==> flow/design.v <==
`timescale 1ns/10ps
module ELA(clk, rst, ready, in_data, data_rd, req, wen, addr, data_wr, done);
	input					clk;
	input					rst;
	input					ready;
	input			[7:0]	in_data;
	input			[7:0]	data_rd;
	output	reg				req;
	output	reg				wen;
	output	reg		[12:0]	addr;
	output	reg		[7:0]	data_wr;
	output	reg				done;
reg					[7:0]	S_buffer	[127:0];
reg					[7:0]	L_buffer	[2:0];
reg					[8:0]	result;
reg					[2:0]	control;
reg					[7:0]	timer_s;
wire				[8:0]	d11;
wire				[8:0]	d22;
wire				[8:0]	d33;
wire				[7:0]	d1;
wire				[7:0]	d2;
wire				[7:0]	d3;
assign 				d11 = (L_buffer[2] - S_buffer[0]);
assign				d22 = (L_buffer[1] - S_buffer[1]);
assign				d33 = (L_buffer[0] - S_buffer[2]);
assign 				d1 = d11[8] ? -d11[7:0] : d11[7:0];
assign				d2 = d22[8] ? -d22[7:0] : d22[7:0];
assign				d3 = d33[8] ? -d33[7:0] : d33[7:0];
reg					[1:0]	min;
reg         		[2:0]	state;
reg         		[2:0]	next_state;
parameter   		Rowf      	= 3'd0;
parameter   		comp      	= 3'd1;
parameter   		read       	= 3'd2;
parameter   		fish       	= 3'd3;
parameter   		stop        = 3'd4;
integer 			i;
always @(posedge clk or posedge rst)
begin
	if (rst)
	begin
		timer_s <= 8'd0;
	end
	else if ((control == 3'd0 && timer_s == 8'd130) || (control == 3'd1 && timer_s == 8'd131) ||(control == 3'd2 && timer_s == 8'd128) || control == 3'd4)
	begin
		timer_s <= 8'd0;
	end
	else
	begin
		timer_s <= timer_s + 8'd1;
	end
end
always @(posedge clk or posedge rst)
begin
	if (rst)
	begin
		req <= 1'd0;
	end
	else if (timer_s == 8'd0 && !(control == 3'd2) && !(control == 3'd4))
	begin
		req <= 1'd1;
	end
	else
	begin
		req <= 1'd0;
	end
end
always @(posedge clk)
begin
	if (rst)
	begin
	end
	else if ((control == 3'd0 && timer_s >= 8'd129) || (control == 3'd1 && timer_s == 8'd0) || (control == 3'd2 && timer_s == 8'd128))
	begin
	end
	else if (control == 3'd2)
	begin
		S_buffer[0] <= S_buffer[127];
		for(i=1; i<128; i=i+1)
		begin
			S_buffer[i] <= S_buffer[i-1];
		end
	end
	else if (timer_s <= 8'd128)
	begin
		S_buffer[0] <= in_data;
		for(i=1; i<128; i=i+1)
		begin
			S_buffer[i] <= S_buffer[i-1];
		end
	end
end
always @(posedge clk or posedge rst) 
begin
	if (rst) 
	begin
		L_buffer[0] <= 8'd0;
		L_buffer[2] <= 8'd0;
		L_buffer[1] <= 8'd0;
	end
	else if ((control == 3'd0 && timer_s >= 8'd129) || (control == 3'd1 && timer_s == 8'd0) || (control == 3'd2 && timer_s == 8'd128))
	begin
		L_buffer[0] <= L_buffer[0];
		L_buffer[2] <= L_buffer[2];
		L_buffer[1] <= L_buffer[1];
	end
	else if (control == 3'd2)
	begin
		L_buffer[0] <= L_buffer[2];
		L_buffer[2] <= L_buffer[1];
		L_buffer[1] <= L_buffer[0];
	end
	else if (timer_s <= 8'd128)
	begin
		L_buffer[0] <= S_buffer[127];
		L_buffer[2] <= L_buffer[1];
		L_buffer[1] <= L_buffer[0];
	end
end
always @(*)
begin
	if (timer_s == 8'd3)
	begin
		min = 2'd2;
	end
	else if ((d1 == d3) && (d2 == d3))
	begin
		min = 2'd0;
	end
	else if (d1 <= d3)
	begin
		if (d2 <= d1)
		begin
			min = 2'd2;
		end
		else 
		begin
			min = 2'd1;
		end
	end
	else 
	begin
		if (d2 <= d3)
		begin
			min = 2'd2;
		end
		else 
		begin
			min = 2'd3;
		end
	end
end
always @(posedge clk or posedge rst)
begin
	if (rst) 
	begin
		result <= 9'd0;
	end
	else if (control == 3'd1)
	begin
		if (timer_s == 8'd130)
		begin
			result <= ((S_buffer[0] + L_buffer[0]) >> 1);
		end
		else
		begin
			case(min)
			2'd0: result <= ((S_buffer[0] + (S_buffer[1] * 2) + S_buffer[2] + L_buffer[0] + (L_buffer[1] * 2) + L_buffer[2]) / 8);
			2'd1: result <= ((S_buffer[0] + L_buffer[2]) >> 1);
			2'd2: result <= ((S_buffer[1] + L_buffer[1]) >> 1);
			2'd3: result <= ((S_buffer[2] + L_buffer[0]) >> 1);
			endcase
		end
	end
end
always @(posedge clk or posedge rst)
 begin
	if (rst) 
	begin
		wen <= 1'd0;
	end
	else if (control == 3'd3 || control == 3'd4)
	begin
		wen <= 1'd0;
	end
	else
	begin
		wen <= 1'd1;
	end
end
always @(posedge clk or posedge rst) 
begin
	if (rst) 
	begin
		addr <= 13'd0;
	end
	else if((control == 3'd0 && timer_s <= 8'd2) || (control == 3'd1 && timer_s <= 8'd4) || control == 3'd4)
	begin
		addr <= addr;
	end
	else 
	begin
		addr <= addr + 13'd1;	
	end
end
always @(posedge clk or posedge rst) 
begin
	if (rst) 
	begin
		data_wr <= 8'd0;
	end
	else if (control == 3'd0)
	begin
		data_wr <= S_buffer[0];
	end
	else if (control == 3'd1)
	begin
		data_wr <= result;
	end
	else
	begin
		data_wr <= S_buffer[127];
	end
end
always @(posedge clk or posedge rst) 
begin
	if (rst) 
	begin
		done <= 1'd0;
	end
	else if (control == 3'd3) 
	begin
		done <= 1'd1;
	end
end
always @(posedge clk or posedge rst)
begin
    if (rst)	state <= stop;
    else 		state <= next_state;
end
always @(*) 
begin
    case(state)
    	stop:
    	begin
    		if(ready == 1'b0) next_state = stop;
    		else              next_state = Rowf;
    	end
    	Rowf :
    	begin
    		if(timer_s == 8'd130) next_state = comp;
    		else                 next_state = Rowf;
    	end
    	comp :
    	begin
    		if(timer_s == 8'd131) next_state = read;
    		else                 next_state = comp;
    	end
    	read :
    	begin
    		if(addr == 13'd8062)      next_state = fish;
    		else if(timer_s == 8'd128)next_state = comp;
    		else                     next_state = read;
    	end
    	fish : next_state = fish;
    	default : next_state = stop;
    endcase
end
always @(*) 
begin
    case(state)
    	Rowf : control = 3'd0;
    	comp : control = 3'd1;
    	read : control = 3'd2;
    	fish : control = 3'd3;
    	stop : control = 3'd4;
    	default : control = 3'd4;
    endcase
end
endmodule
**Tool chain data of ELA**

Tool output for the design above, in the order of the flow.
Lines are those of the file above, counted from 1.
Operators: Yosys type, input widths -> output width; for muxes data width and select width s.
Library cell names are shortened.
The mark - stands for no value.

- Design top: ELA
- Clock: clk
- Standard-cell library: sky130hd
- Timing corner: tt_025C_1v80

**Elaborated design**

Counts by Yosys on the flattened word-level netlist (proc, flatten, opt, wreduce). Print and check cells are left out. Cells with the same type and inputs are merged into one.

- Register bits: 1091

- Eq/ne operators: 18
- Bitwise logic cells: 2
- $lt $le $gt $ge: 7
- Reductions and logical operators: 27
- Muxes and demuxes: 284
- $add $sub $neg: 17

Operators with widths:

| kind | number |
|---|---|
| $mux 8 | 269 |
| $add 8x8->9 | 4 |
| $pmux 8 s4 | 1 |
| $sub 8x8->9 | 3 |
| $le 8x8->1 | 3 |
| $eq 8x8->1 const B | 3 |
| $neg 8->8 | 3 |
| $add 11x8->11 | 2 |
| $eq 8x8->1 | 2 |
| $pmux 3 s5 | 1 |
| $mux 2 | 7 |
| $add 13x1->13 const B | 1 |
| $eq 13x13->1 const B | 1 |
| $eq 3x2->1 const B | 4 |
| $pmux 3 s4 | 1 |
| $add 10x8->11 | 1 |
| $add 11x9->11 | 1 |
| $logic_and 1x1->1 | 10 |
| $add 8x9->10 | 1 |
| $logic_or 1x1->1 | 8 |
| $add 8x1->8 const B | 1 |
| $le 8x2->1 const B | 1 |
| $eq 8x2->1 const B | 1 |
| $le 8x3->1 const B | 1 |
| $ge 8x8->1 const B | 1 |
| $le 8x8->1 const B | 1 |
| $logic_not 8->1 | 1 |
| $eq 3x1->1 const B | 2 |

Not listed: further kinds 12, cells in them 20.

**Depth**

Yosys ltp: most cells in a row. Word level: on the elaborated netlist, between registers, memories and ports. Mapped: between sequential cells and ports; inverters and the memories' decode and read muxes count.

- Depth in word-level cells: 11
- ABC_AREA: 0
- Mapped depth: 23
- Gate-level depth less buffers: 22

**Netlist**

Yosys stat after the flow's synthesis: flattened, memories mapped to cells. It holds for the ABC_AREA given above (unset counts as 0); a run with the other value may have another netlist.

- Mapped flip-flops: 1093
- Mapped cells: 1896
- Cell area after synthesis: 38577.0 µm²

Cells by type:

| type | number | area in all (µm²) |
|---|---|---|
| edfxtp_1 | 1024 | 3.07E+04 |
| dfrtp_1 | 68 | 1.7E+03 |
| ha_1 | 96 | 1.2E+03 |
| fa_1 | 38 | 760.73 |
| xnor2_1 | 47 | 411.645 |
| a21oi_1 | 63 | 315.302 |
| inv_1 | 79 | 296.534 |
| nor2_1 | 78 | 292.781 |
| xor2_1 | 30 | 262.752 |
| mux2_2 | 19 | 213.955 |
| o21ai_0 | 39 | 195.187 |
| nand2_1 | 43 | 161.405 |
| o21bai_1 | 17 | 127.622 |
| mux2i_1 | 11 | 110.106 |
| nand2b_1 | 16 | 100.096 |
| a22oi_1 | 13 | 97.594 |
| nand3_1 | 17 | 85.082 |
| nand4_1 | 12 | 75.072 |

Not listed: further types 65, cells in them 186.

**Path before layout**

Source: OpenSTA report_checks on the synthesized netlist (no wires, ideal clock, input and output delay 20% of the period each), path of least setup slack; recovery checks are left aside. Register names are those of the netlist, which keeps one name where synthesis merged equal registers.

- Path type: input to register
- From: in rst
- To: reg S_buffer[0][0]
- Path slack: -18059 ps
- Delay of the path: 26059 ps
- Buffers on the path: 0
- Data arrival time: 26534 ps
- Required time: 8475 ps
- Stages on the path: 2
- Input delay: 2000 ps
- Period: 10000 ps
- Launch time at the first pin: 2000 ps
- Library setup time: 1525 ps
- Period reached after synthesis: 28059 ps

"delay of the path" is the arrival time less input delay plus setup time.
"stages on the path": output pins that drive a net of the path, with the launching flip-flop's if there is one; two outputs of one cell count as two.
"period reached after synthesis" is the clock period less the worst setup slack; recovery checks do not enter. This is arithmetic on one report: input and output delays are still those of the set period (20% each).
The rows between start and end are the longest chain of elaborated cells between them; the timing report does not say that the signal goes this way. Where chains are equally long, one stands for them.
Each line given opens the expression or statement behind the cell; cells for indexed reads and writes are added by Yosys, which also makes memories of some case tables.

- Cells stage by stage: inv_1 > and2_1
- Length of the longest elaborated chain: 2
- Elaborated cells on any way between the ends: 2
- Source lines of those cells: 0
- Classes of those cells: 1 x logic; 1 x reduce/logical

RTL lines, path after synthesis:

| element | RTL line | text |
|---|---|---|
| from (decl) | 4 | `input rst;` |
| $not 1->1 | - |  |
| $reduce_and 3->1 | - |  |
| to (assign) | 79 | `S_buffer[0] <= S_buffer[127];` |
| to (assign) | 87 | `S_buffer[0] <= in_data;` |
| to (decl) | 13 | `reg [7:0] S_buffer [127:0];` |

**Path in the finished layout**

From the final timing report of entry B: the path of least setup slack in the routed layout; clock arrival at registers is part of the times.
The path's times are printed in steps of 10 ps; the period is the one set.

- Path type: register to register
- From: reg L_buffer[1][1]
- To: reg result[7]
- Stages on the path: 22
- Period: 10000 ps
- Required time: 10570 ps
- Launch time at the first pin: 690 ps
- Path slack: 2970 ps
- Library setup time: 140 ps
- Data arrival time: 7600 ps
- Buffers on the path: 2

The rows between start and end are the longest chain of elaborated cells between them; the timing report does not say that the signal goes this way. Where chains are equally long, one stands for them.
At most two assigning lines are given for a register; there are more.

- Cells stage by stage: dfrtp_1 > inv_1 > fa_1 > nand2b_1 > a21o_1 > a2bb2oi_1 > clkbuf_1 > a41oi_1 > xnor2_1 > xnor2_1 > ha_1 > nand3_1 > or2_2 > buf_1 > nor3_1 > mux2i_1 > nand4_1 > o211ai_1 > a21o_1 > nand3_1 > a2111oi_4 > o41ai_2
- Length of the longest elaborated chain: 11
- Elaborated cells on any way between the ends: 21
- Source lines of those cells: 11
- Classes of those cells: 5 x add/sub; 2 x compare; 4 x eq/ne; 8 x mux; 2 x reduce/logical

RTL lines, path post-layout:

| element | RTL line | text |
|---|---|---|
| from (decl) | 14 | `reg [7:0] L_buffer [2:0];` |
| from (assign) | 106 | `L_buffer[1] <= L_buffer[1];` |
| from (assign) | 112 | `L_buffer[1] <= L_buffer[0];` |
| $sub 8x8->9 | 25 | `assign d22 = (L_buffer[1] - S_buffer[1]);` |
| $neg 8->8 | 28 | `assign d2 = d22[8] ? -d22[7:0] : d22[7:0];` |
| $mux 8 | 28 |  |
| $le 8x8->1 | 144 | `if (d2 <= d3)` |
| $mux 1 | 144 |  |
| $mux 2 | 131 | `else if (d1 <= d3)` |
| $mux 2 | 127 | `else if ((d1 == d3) && (d2 == d3))` |
| $mux 2 | 123 | `if (timer_s == 8'd3)` |
| $eq 2x2->1 | 168 | `case(min)` |
| $pmux 8 s4 | 168 |  |
| $mux 8 | 162 | `if (timer_s == 8'd130)` |
| to (assign) | 164 | `result <= ((S_buffer[0] + L_buffer[0]) >> 1);` |
| to (assign) | 169 | `2'd0: result <= ((S_buffer[0] + (S_buffer[1] * 2) + S_buffer[2] + L_buffer[0] + (L_buffer[1] * 2) + L_buffer[2 ...` |

Subject: ELA on sky130hd, stored results

Hello all,

Design ELA on sky130hd. What follows are 3 stored runs of the flow, each under its own settings; their order means nothing. The constraints put input and output delay at 20% of the set period each and load the outputs with 0.01 pF.
"period reached": clock period set for the run, less the worst setup slack. It is reckoned from that one timing run; input and output delays stay at 20% of the period that was set.
"time on the worst setup path" = time allowed to the worst setup path (clock period - input delay - output delay, where it has them) - its slack; a late launch clock adds to it, a late capture clock takes from it.
"time on the worst setup path" is given in steps of 10 ps.

### Entry A

==> flow/run.sh <==
#!/bin/bash
# the make line also repeats the synthesis and layout settings of config.mk as NAME=value (left out here)
make -C /OpenROAD-flow-scripts/flow DESIGN_CONFIG=/design/flow/config.mk WORK_HOME=/design/flow/orfs CLKGATE_MAP_FILE= finish
==> flow/config.mk <==
export PLATFORM = sky130hd
export DESIGN_NAME = ELA
export DESIGN_NICKNAME = ELA
export VERILOG_FILES = /design/flow/design.v
export SDC_FILE = /design/flow/constraint.sdc
export NUM_CORES = 4
export LEC_CHECK = 0
export ABC_AREA = 1
export CAP_MARGIN = 35
export CELL_PAD_IN_SITES_DETAIL_PLACEMENT = 2
export CORE_MARGIN = 2
export CORE_UTILIZATION = 49
export CTS_CLUSTER_SIZE = 43
export GPL_ROUTABILITY_DRIVEN = 0
export HOLD_SLACK_MARGIN = 0.2
export MIN_ROUTING_LAYER = met1
export SETUP_SLACK_MARGIN = 0.5
export SLEW_MARGIN = 20
==> flow/constraint.sdc <==
create_clock -name core_clock -period 10.0 [get_ports {clk}]
set_input_delay 2.0000 -clock core_clock [delete_from_list [all_inputs] [get_ports {clk}]]
set_output_delay 2.0000 -clock core_clock [all_outputs]
set_load 0.01 [all_outputs]

Outcome of entry A: no results, placement failed with DPL-0033

### Entry B

==> flow/run.sh <==
#!/bin/bash
# the make line also repeats the synthesis and layout settings of config.mk as NAME=value (left out here)
make -C /OpenROAD-flow-scripts/flow DESIGN_CONFIG=/design/flow/config.mk WORK_HOME=/design/flow/orfs CLKGATE_MAP_FILE= finish
==> flow/config.mk <==
export PLATFORM = sky130hd
export DESIGN_NAME = ELA
export DESIGN_NICKNAME = ELA
export VERILOG_FILES = /design/flow/design.v
export SDC_FILE = /design/flow/constraint.sdc
export NUM_CORES = 4
export LEC_CHECK = 0
export CAP_MARGIN = 15
export CELL_PAD_IN_SITES_DETAIL_PLACEMENT = 2
export CORE_ASPECT_RATIO = 1.78
export CORE_MARGIN = 2
export CORE_UTILIZATION = 40
export GPL_TIMING_DRIVEN = 0
export MIN_ROUTING_LAYER = met2
export SETUP_SLACK_MARGIN = -0.81
export SLEW_MARGIN = 5
export TNS_END_PERCENT = 90
==> flow/constraint.sdc <==
create_clock -name core_clock -period 10.0 [get_ports {clk}]
set_input_delay 2.0000 -clock core_clock [delete_from_list [all_inputs] [get_ports {clk}]]
set_output_delay 2.0000 -clock core_clock [all_outputs]
set_load 0.01 [all_outputs]

Results of entry B:
- Period reached: 7031 ps
- Chip area in the Yosys report: 38577.0 µm²
- Utilization of the finished layout: 45.9 %
- Die size: 99046.8 µm²
- Standard-cell area of the final layout: 44116.1 µm²
- Worst hold slack: 396 ps
- Smallest setup slack: 2969 ps
- Time on the worst setup path: 7030 ps
- Worst setup path kind: register to register
- Post-route setup TNS: 0 ps

### Entry C

==> flow/run.sh <==
#!/bin/bash
# the make line also repeats the synthesis and layout settings of config.mk as NAME=value (left out here)
make -C /OpenROAD-flow-scripts/flow DESIGN_CONFIG=/design/flow/config.mk WORK_HOME=/design/flow/orfs CLKGATE_MAP_FILE= finish
==> flow/config.mk <==
export PLATFORM = sky130hd
export DESIGN_NAME = ELA
export DESIGN_NICKNAME = ELA
export VERILOG_FILES = /design/flow/design.v
export SDC_FILE = /design/flow/constraint.sdc
export NUM_CORES = 4
export LEC_CHECK = 0
export ABC_AREA = 1
export CAP_MARGIN = 20
export CELL_PAD_IN_SITES_GLOBAL_PLACEMENT = 2
export CORE_MARGIN = 9
export CORE_UTILIZATION = 18
export CTS_CLUSTER_SIZE = 49
export GPL_ROUTABILITY_DRIVEN = 0
export MIN_ROUTING_LAYER = met2
export PLACE_DENSITY = 0.52
export SLEW_MARGIN = 20
==> flow/constraint.sdc <==
create_clock -name core_clock -period 9.03 [get_ports {clk}]
set_input_delay 1.8060 -clock core_clock [delete_from_list [all_inputs] [get_ports {clk}]]
set_output_delay 1.8060 -clock core_clock [all_outputs]
set_load 0.01 [all_outputs]

Results of entry C:
- Die size: 232001.0 µm²
- Post-route setup TNS: 0 ps
- Standard-cell area of the final layout: 46171.8 µm²
- Worst hold slack: 386 ps
- Chip area in the Yosys report: 38697.1 µm²
- Utilization of the finished layout: 21.7 %
- Period reached: 5216 ps
- Smallest setup slack: 3814 ps
- Time on the worst setup path: 5220 ps
- Worst setup path kind: register to register

Thanks
